==> flow/design.v <==
module ALU(a,b,cmd,res);
input [15:0] a,b;
input [2:0] cmd;
output [15:0] res;
assign res = (cmd==0) ? a+b : 
					(cmd==1) ? a-b : 
					(cmd==2) ? a&b : 
					(cmd==3) ? a|b : 
					(cmd==4) ? a^b : 
					(cmd==5) ? a << b : 
					(cmd==6) ? a >> b : 
					a >>> b;
endmodule
module MUX(sel,a,b,out);
parameter n=16;
input sel;
input [n-1:0] a,b;
output [n-1:0] out;
assign out = sel?b:a;
endmodule
module MUX2(sel,a,b,c,out);
parameter n=16;
input [1:0]sel;
input [n-1:0] a,b,c;
output [n-1:0] out;
assign out = sel==0?a:sel==1?b:c;
endmodule
module adder(a,b,result);
input[15:0] a,b;
output [15:0] result;
assign result = a+b;
endmodule
module sign_extend(in,out);
input [5:0] in;
output [15:0] out;
assign out= {{10{in[5]}},in};
endmodule
module controller(opcode,alu_com,w_en,pc_sel,reg1_data,reg2sel,alu_src,mem_write_en,mem_to_reg);
input [3:0] opcode;
input [15:0] reg1_data;
output reg w_en;
output pc_sel,reg2sel,alu_src,mem_write_en,mem_to_reg;
output reg [2:0] alu_com;
assign pc_sel= (opcode==4'b1100 &&reg1_data==0)?1:0;
assign reg2sel = (opcode==11)?1:0;
assign alu_src = (opcode>=9 && opcode <=11)?1:0;
assign mem_write_en = (opcode==11)?1:0;
assign mem_to_reg = (opcode==10)?0:1;
always@(opcode)begin
	case(opcode)
		1: alu_com=0;
		2: alu_com=1;
		3: alu_com=2;
		4: alu_com=3;
		5: alu_com=4;
		6: alu_com=5;
		7: alu_com=6;
		8: alu_com=7;
		9: alu_com=0;
		10: alu_com=0;
		11: alu_com=0;
		default: alu_com=0;
	endcase
	if(opcode>=1 && opcode <=10)
		w_en=1'b1;
	else
		w_en=1'b0;
end
endmodule
module hazard_detection(opcode,r1_decode,r2_decode,w_decode,w_exec,w_mem,w_wb,stall);
input [2:0] r1_decode,r2_decode,w_decode,w_exec,w_mem,w_wb;
input [3:0] opcode;
output stall;
assign stall = ( opcode >=1 && opcode <= 8)?
				(((r1_decode!=0) &&(r1_decode == w_exec || r1_decode==w_mem || r1_decode == w_wb))||
				((r2_decode!=0)&&( r2_decode == w_exec || r2_decode==w_mem || r2_decode == w_wb))?1:0):
				(( opcode== 9 || opcode==12|| opcode==10)?(((r1_decode!=0)&&(r1_decode == w_exec || r1_decode==w_mem || r1_decode == w_wb))?1:0):
				(( opcode == 11)?((((w_decode!=0)&&(w_decode == w_exec || w_decode==w_mem || w_decode == w_wb))||((r1_decode!=0)&&(r1_decode == w_exec || r1_decode==w_mem || r1_decode == w_wb)))?1:0):0));
endmodule
module forwardingUnit(forward_en,wb_mem,wb_wb,mem_reg,reg1,reg2,wb_reg,
									ex_opcode,mem_opcode,ALUsel1,ALUsel2,stall);
input forward_en,wb_mem,wb_wb;
input[2:0] mem_reg,wb_reg,reg1,reg2;
input [3:0] ex_opcode,mem_opcode;
output[1:0] ALUsel1,ALUsel2;
output stall;
assign ALUsel1 = (forward_en==0)?0: (((reg1!=0)&& (reg1==mem_reg))?1:(((reg1!=0)&&(reg1==wb_reg))?2:0))	;
assign ALUsel2 = (forward_en==0)?0: ( ((ex_opcode>=1 && ex_opcode<=8)||ex_opcode==11)?(((reg2!=0)&& (reg2==mem_reg&&wb_mem==1))?1:((reg2!=0)&&(reg2==wb_reg&&wb_wb==1))?2:0):0);
assign stall = (forward_en==0)?0: (((ex_opcode==10&&mem_opcode==11)||(mem_opcode==10)||(ex_opcode==10&&mem_opcode==10))&&(ALUsel1!=0||ALUsel2!=0))?1:0;	
endmodule
module pc(clk,rst,load,in,out);
input clk,rst,load;
input [15:0] in;
output [15:0]out;
reg [15:0] counter;
always@(posedge clk,posedge rst)begin
	if(rst)begin
		counter<=0;
	end
	else if(load) begin
		counter<=in;
	end
end
assign out = counter;
endmodule
module register(clk,rst,en,in,out);
parameter n=16;
input [n-1:0] in;
input clk,rst,en;
output reg [n-1:0] out;
always@(posedge clk,posedge rst) begin
	if(rst) out<=0;
	else if(en)
		out<=in;
end
endmodule
module fetch_id_reg(clk,rst,en,inst_out,inst_out_reg);
input [15:0] inst_out;
input clk,rst,en;
output reg [15:0] inst_out_reg;
always@(posedge clk,posedge rst)begin
 if(rst) inst_out_reg<=0;
 else if(en)
	inst_out_reg<=inst_out;
end
endmodule
module registerFile(clk,rst,rg_wrt_enable,rg_wrt_dest,rg_wrt_data,
		rg_rd_add1,rg_rd_data1,rg_rd_add2,rg_rd_data2,monitor_addr,monitor_data);
input clk,rst;
integer i;
input rg_wrt_enable;
input [2:0] rg_wrt_dest;
input [15:0] rg_wrt_data;
input [2:0] rg_rd_add1,monitor_addr;
output [15:0] rg_rd_data1;
input [2:0] rg_rd_add2;
output [15:0] rg_rd_data2,monitor_data;
reg [15:0] registers [7:0];
assign rg_rd_data1 = registers[rg_rd_add1];
assign rg_rd_data2 = registers[rg_rd_add2];
assign monitor_data = registers[monitor_addr];
always@(negedge clk)begin
	if(rst) begin
		registers [0] <= 0;
		registers [1] <= 0;
		registers [2] <= 0;
		registers [3] <= 0;
		registers [4] <= 0;
		registers [5] <= 0;
		registers [6] <= 0;
		registers [7] <= 0;
	end
	else if(rg_wrt_enable)begin
		registers[rg_wrt_dest] <= rg_wrt_data;
	end
	registers[0] <= 0;
end
endmodule
module mips16(clk,rst,imem_addr,imem_rdata,dmem_addr,dmem_wdata,dmem_we,dmem_rdata,dbg_raddr,dbg_rdata);
defparam id_ex.n=68;
defparam ex_mem.n=42;
defparam mem_wb.n=37;
input clk,rst;
output [15:0] imem_addr;
input [15:0] imem_rdata;
output [15:0] dmem_addr,dmem_wdata;
output dmem_we;
input [15:0] dmem_rdata;
input [2:0] dbg_raddr;
output [15:0] dbg_rdata;
wire pc_sel,reg2sel,alu_src,mem_write_en,mem_to_reg,enable2,enableBase;
wire [15:0] out_src1,out_src2,pc_out,pc_in,adder_out,sign_ex_out,branch_offset,monitor_regFile,aluIn2,mem_out,write_back_data;
wire [15:0] inst_out,inst_out_reg,rg_rd_data1,rg_rd_data2,alu_out,rg_wrt_data,branch_stall;
wire [2:0] alu_com,rg_wrt_dest,reg2src;
wire [67:0] id_ex_reg_out,id_ex_input,id_ex_next;
wire [41:0] ex_mem_reg_out,ex_mem_input;
wire [36:0] mem_wb_reg_out;
wire [1:0] ALUsel1,ALUsel2;
wire w_en,rg_wrt_enable,stall,reg_enable,memory_stall,forward_en,branch_hazard;
wire ready = 1'b0;
sign_extend ex(inst_out_reg[5:0],sign_ex_out);
adder add_offset(sign_ex_out,pc_out,branch_offset);
adder add1(16'd1,pc_out,adder_out);
MUX pc_mux(pc_sel,adder_out,branch_offset,pc_in);
pc p1(clk,rst,enableBase,pc_in,pc_out);
assign imem_addr = pc_out;
assign inst_out = imem_rdata;
assign branch_stall=inst_out& {16{~pc_sel}};
fetch_id_reg fe_id_reg(clk,rst,enableBase,branch_stall,inst_out_reg);
controller control(inst_out_reg[15:12],alu_com,w_en,pc_sel,rg_rd_data1,reg2sel,alu_src,mem_write_en,mem_to_reg);
hazard_detection hazard_detect(inst_out_reg[15:12],inst_out_reg[8:6],inst_out_reg[5:3],
								inst_out_reg[11:9],id_ex_reg_out[37:35],ex_mem_reg_out[2:0],mem_wb_reg_out[2:0],stall);
MUX #(3) reg2mux(reg2sel,inst_out_reg[5:3],inst_out_reg[11:9],reg2src);
registerFile regFile(clk,rst,rg_wrt_enable,rg_wrt_dest,rg_wrt_data,inst_out_reg[8:6],
				rg_rd_data1,reg2src,rg_rd_data2,dbg_raddr,monitor_regFile);
assign dbg_rdata = monitor_regFile;
assign id_ex_input = {inst_out_reg[15:12],inst_out_reg[8:6],reg2src,mem_to_reg,mem_write_en,alu_src,sign_ex_out,w_en,inst_out_reg[11:9],alu_com,rg_rd_data1,rg_rd_data2};
assign id_ex_next = memory_stall ? {id_ex_reg_out[67:32],out_src1,out_src2} : id_ex_input&{68{reg_enable}};
register id_ex(clk,rst,~ready,id_ex_next,id_ex_reg_out);
forwardingUnit fw(forward_en,ex_mem_reg_out[3],mem_wb_reg_out[3],ex_mem_reg_out[2:0]&{3{ex_mem_reg_out[3]}},id_ex_reg_out[63:61],id_ex_reg_out[60:58],mem_wb_reg_out[2:0]&{3{mem_wb_reg_out[3]}},
									id_ex_reg_out[67:64],ex_mem_reg_out[41:38],ALUsel1,ALUsel2,memory_stall);
MUX2 src2(ALUsel2,id_ex_reg_out[15:0],ex_mem_reg_out[19:4],write_back_data,out_src2);
MUX aluMux(id_ex_reg_out[55],out_src2,id_ex_reg_out[54:39],aluIn2);
MUX2 src1(ALUsel1,id_ex_reg_out[31:16],ex_mem_reg_out[19:4],write_back_data,out_src1);
ALU alu(out_src1,aluIn2,id_ex_reg_out[34:32],alu_out);
assign ex_mem_input = {id_ex_reg_out[67:64],id_ex_reg_out[57:56],out_src2,alu_out,id_ex_reg_out[38],id_ex_reg_out[37:35]};
register ex_mem(clk,rst,~ready,ex_mem_input&{42{~memory_stall}},ex_mem_reg_out);
assign dmem_addr = ex_mem_reg_out[19:4];
assign dmem_wdata = ex_mem_reg_out[35:20];
assign dmem_we = ex_mem_reg_out[36];
assign mem_out = dmem_rdata;
register mem_wb(clk,rst,1'b1,{ex_mem_reg_out[37],mem_out,ex_mem_reg_out[19:0]}&{37{~ready}},mem_wb_reg_out);
MUX wb_mux(mem_wb_reg_out[36],mem_wb_reg_out[35:20],mem_wb_reg_out[19:4],write_back_data);
assign rg_wrt_enable=mem_wb_reg_out[3];
assign rg_wrt_dest = mem_wb_reg_out[2:0];
assign rg_wrt_data = write_back_data;
assign forward_en = 1'b1;
assign branch_hazard = stall & (inst_out_reg[15:12]==4'd12);
assign reg_enable = ~branch_hazard;
assign enable2 = (forward_en==1&&memory_stall==1)?0:1;
assign enableBase = enable2 & reg_enable & ~ready;
endmodule
==> reports on mips16 <==
==> Step by step through the tools: mips16 <==
Each step is given for the RTL above and for the edited RTL.
Lines under "before" count in the file above, lines under "after" in the edited file.
"diff" is "after" less "before", of the values as shown; "rel_change_pct" is that difference over "before", in percent.
Operators carry their Yosys type and port widths (W data, S select, Z words).
Library cell names are shortened.
{ "design": {"design": "mips16", "clk_port": "clk", "library": "sky130hd", "lib_corner": "tt_025C_1v80"} }

==> The edit <==
Unified diff, file above to edited file.
A script made this edit. It changes what the design does and was not meant as an optimisation.
begin of diff
@@ -13,5 +13,5 @@
 endmodule
 module MUX(sel,a,b,out);
-parameter n=16;
+parameter n=12;
 input sel;
 input [n-1:0] a,b;
end of diff

==> Word level <==
Yosys after proc, flatten, opt, wreduce and memory -nomap, before mapping. Enables and synchronous resets that opt folds into registers are not counted as muxes. Memory bits, and registers merged into a memory's read port (data or address), are not among the register bits. Print and check cells are not counted. Equal cells are merged and count once.
Memory sizes are those after Yosys's memory passes, which may raise the word count (mostly to a power of two), join words into wider ones and drop unused or constant bits.
{ "word_totals": {"columns": ["item", "before", "after", "diff", "rel_change_pct"], "rows": [
  ["rom_bits", 48, 48, 0, 0.00],
  ["memories", 2, 2, 0, 0.00],
  ["mem_bits_rw", 128, 128, 0, 0.00],
  ["elab_cells", 151, 151, 0, 0.00],
  ["inputBits", 37, 37, 0, 0.00],
  ["register_bits", 179, 175, -4, -2.23],
  ["latchBits", 0, 0, 0, null]
]} }
{ "classes": {"columns": ["item", "before", "after", "diff", "rel_change_pct"], "rows": [
  ["n_addsub", 4, 4, 0, 0.00],
  ["reduce_and_logical", 42, 42, 0, 0.00],
  ["shift", 3, 3, 0, 0.00],
  ["div_mod_pow", 0, 0, 0, null],
  ["logic", 16, 16, 0, 0.00],
  ["multipliers", 0, 0, 0, null],
  ["n_mux", 41, 41, 0, 0.00],
  ["n_eq", 30, 30, 0, 0.00],
  ["compare", 7, 7, 0, 0.00]
]} }
{ "op_table": {"columns": ["operator", "before", "after", "diff", "rel_change_pct"], "rows": [
  ["$mux W16", 16, 13, -3, -18.75],
  ["$mux W12", 0, 3, 3, null],
  ["$add A16 B16 Y16", 2, 0, -2, -100.00],
  ["$and A16 B16 Y16", 2, 1, -1, -50.00],
  ["$add A1 B16 Y16 const A", 1, 0, -1, -100.00],
  ["$or A16 B16 Y16", 1, 0, -1, -100.00],
  ["$shl A16 B16 Y16", 1, 0, -1, -100.00],
  ["$shr A16 B16 Y16", 1, 0, -1, -100.00],
  ["$sshr A16 B16 Y16", 1, 0, -1, -100.00],
  ["$sub A16 B16 Y16", 1, 0, -1, -100.00],
  ["$xor A16 B16 Y16", 1, 0, -1, -100.00],
  ["$add A1 B12 Y12 const A", 0, 1, 1, null],
  ["$add A16 B12 Y16", 0, 1, 1, null],
  ["$add A6 B12 Y12", 0, 1, 1, null],
  ["$and A16 B12 Y16", 0, 1, 1, null],
  ["$or A16 B12 Y16", 0, 1, 1, null],
  ["$shl A16 B12 Y16", 0, 1, 1, null],
  ["$shr A16 B12 Y16", 0, 1, 1, null],
  ["$sshr A16 B12 Y16", 0, 1, 1, null],
  ["$sub A16 B12 Y16", 0, 1, 1, null],
  ["$xor A16 B12 Y16", 0, 1, 1, null]
]} }
Operator kinds equal on both sides are left out: 26.

==> Depth <==
Yosys ltp: most cells in a row. Word level: on the elaborated netlist, between registers, memories and ports. Mapped: between sequential cells and ports; inverters and the memories' decode and read muxes count.
{ "depth": {"columns": ["item", "before", "after", "diff", "rel_change_pct"], "rows": [
  ["depth_word", 20, 20, 0, 0.00],
  ["abc_area", "0", "0", null, null],
  ["mapped_depth", 24, 25, 1, 4.17],
  ["depth_no_buf", 20, 21, 1, 5.00]
]} }

==> Mapped cells and area <==
Yosys stat after the flow's synthesis: flattened, memories mapped to cells. It holds for the ABC_AREA given above (unset counts as 0); a run with the other value may have another netlist.
{ "types": {"columns": ["cell_type", "before", "after", "diff", "rel_change_pct"], "rows": [
  ["mux2_2", 23, 56, 33, 143.48],
  ["o22ai_1", 53, 23, -30, -56.60],
  ["edfxtp_1", 112, 84, -28, -25.00],
  ["nor2_1", 209, 182, -27, -12.92],
  ["ha_1", 77, 52, -25, -32.47],
  ["mux4_2", 96, 72, -24, -25.00],
  ["mux2i_1", 94, 72, -22, -23.40],
  ["buf_2", 33, 11, -22, -66.67],
  ["nand2_1", 142, 163, 21, 14.79],
  ["a21oi_1", 73, 91, 18, 24.66],
  ["nand2b_1", 27, 11, -16, -59.26],
  ["nand3_1", 40, 53, 13, 32.50],
  ["o21a_1", 19, 6, -13, -68.42],
  ["dfrtp_1", 169, 157, -12, -7.10],
  ["nor3_1", 35, 23, -12, -34.29],
  ["a31oi_1", 24, 12, -12, -50.00],
  ["nand4_1", 19, 7, -12, -63.16],
  ["xor2_1", 23, 12, -11, -47.83]
]} }
Cell types equal on both sides are left out: 10.
The list need not be complete.
{ "synth_totals": {"columns": ["item", "before", "after", "diff", "rel_change_pct"], "rows": [
  ["ff_cells", 297, 253, -44, -14.81],
  ["cell_count", 1919, 1683, -236, -12.30],
  ["yosys_area_um2", 19612.6, 16677.2, -2935.4, -14.97]
]} }
By module: a second synthesis without flattening, with its own total; a netlist apart from the flattened one above.
{ "hier_totals": {"columns": ["item", "before", "after", "diff", "rel_change_pct"], "rows": [
  ["hier_cells", 2178, 2163, -15, -0.69],
  ["area_unflattened_um2", 24855.1, 24659.9, -195.2, -0.79]
]} }
Rows give one instance, submodules left out.
{ "by_module_before": {"columns": ["module", "area_um2", "mod_seq_area_um2", "instances", "n_cells"], "rows": [
  ["registerFile", 7718.7, 3683.5, 1, 468],
  ["ALU", 4022.6, 0.0, 1, 587],
  ["register #(n=68)", 2618.8, 1701.6, 1, 145],
  ["mips16", 1886.8, 0.0, 1, 233],
  ["register #(n=42)", 1769.2, 1051.0, 1, 90],
  ["register #(n=37)", 1530.2, 925.9, 1, 79],
  ["adder", 747.0, 0.0, 2, 98],
  ["MUX", 249.0, 0.0, 3, 18],
  ["MUX2", 344.1, 0.0, 2, 53],
  ["fetch_id_reg", 653.1, 400.4, 1, 35],
  ["pc", 653.1, 400.4, 1, 35],
  ["hazard_detection", 409.1, 0.0, 1, 58],
  ["forwardingUnit", 286.5, 0.0, 1, 39],
  ["controller", 224.0, 0.0, 1, 34]
]} }
before: Modules not listed: 2.
{ "by_module_after": {"columns": ["module", "area_um2", "mod_seq_area_um2", "instances", "n_cells"], "rows": [
  ["registerFile", 7718.7, 3683.5, 1, 468],
  ["ALU", 4022.6, 0.0, 1, 587],
  ["register #(n=68)", 2618.8, 1701.6, 1, 145],
  ["mips16", 1886.8, 0.0, 1, 233],
  ["register #(n=42)", 1769.2, 1051.0, 1, 90],
  ["register #(n=37)", 1530.2, 925.9, 1, 79],
  ["adder", 747.0, 0.0, 2, 98],
  ["MUX2", 344.1, 0.0, 2, 53],
  ["fetch_id_reg", 653.1, 400.4, 1, 35],
  ["pc", 653.1, 400.4, 1, 35],
  ["MUX", 183.9, 0.0, 3, 13],
  ["hazard_detection", 409.1, 0.0, 1, 58],
  ["forwardingUnit", 286.5, 0.0, 1, 39],
  ["controller", 224.0, 0.0, 1, 34]
]} }
after: Modules not listed: 2.

==> Flow runs <==
Both versions went through the flow (Yosys, OpenROAD) with the same settings in each pair. Constraints: input delay and output delay 20% of the set period each, output load 0.01 pF.
{ "flow_settings_pair_A": {"CORE_UTILIZATION": 40, "period_ns": 11.0, "CAP_MARGIN": 20, "CORE_MARGIN": 2, "SLEW_MARGIN": 20} }
{ "results_pair_A": {"columns": ["item", "before", "after", "diff", "rel_change_pct"], "rows": [
  ["timing.setup.tns_ns", 0.000, 0.000, 0.000, null],
  ["fin_util_frac", 0.467, 0.472, 0.005, null],
  ["worstSetupSlack_ns", 0.376, 0.967, 0.591, null],
  ["design.die.area_um2", 50818.7, 43343.1, -7475.6, -14.71],
  ["ys_area_um2", 19612.6, 16677.2, -2935.4, -14.97],
  ["final_cell_area_um2", 22740.6, 19357.3, -3383.3, -14.88],
  ["totalPower_mw", 8.439, 6.398, -2.041, -24.19],
  ["worst_hold_slack_ns", 0.355, 0.354, -0.001, null]
]} }
{ "flow_settings_pair_B": {"CELL_PAD_IN_SITES_GLOBAL_PLACEMENT": 0, "CORE_UTILIZATION": 57, "PLACE_DENSITY": 0.35, "SETUP_SLACK_MARGIN": 4.12, "period_ns": 17.1, "CAP_MARGIN": 20, "CORE_MARGIN": 2, "SLEW_MARGIN": 20} }
{ "results_pair_B": {"columns": ["item", "before", "after", "diff", "rel_change_pct"], "rows": [
  ["timing.setup.tns_ns", 0.000, 0.000, 0.000, null],
  ["fin_util_frac", 0.7, 0.679, -0.021, null],
  ["worstSetupSlack_ns", 3.123, 3.157, 0.034, null],
  ["design.die.area_um2", 35908.4, 30642.5, -5265.9, -14.66],
  ["ys_area_um2", 19612.6, 16677.2, -2935.4, -14.97],
  ["final_cell_area_um2", 23605.1, 19548.7, -4056.4, -17.18],
  ["totalPower_mw", 5.488, 4.043, -1.445, -26.33],
  ["worst_hold_slack_ns", 0.346, 0.348, 0.002, null]
]} }
"totalPower_mw" rests on the timing tool's default activity at the inputs, not on a simulated workload.
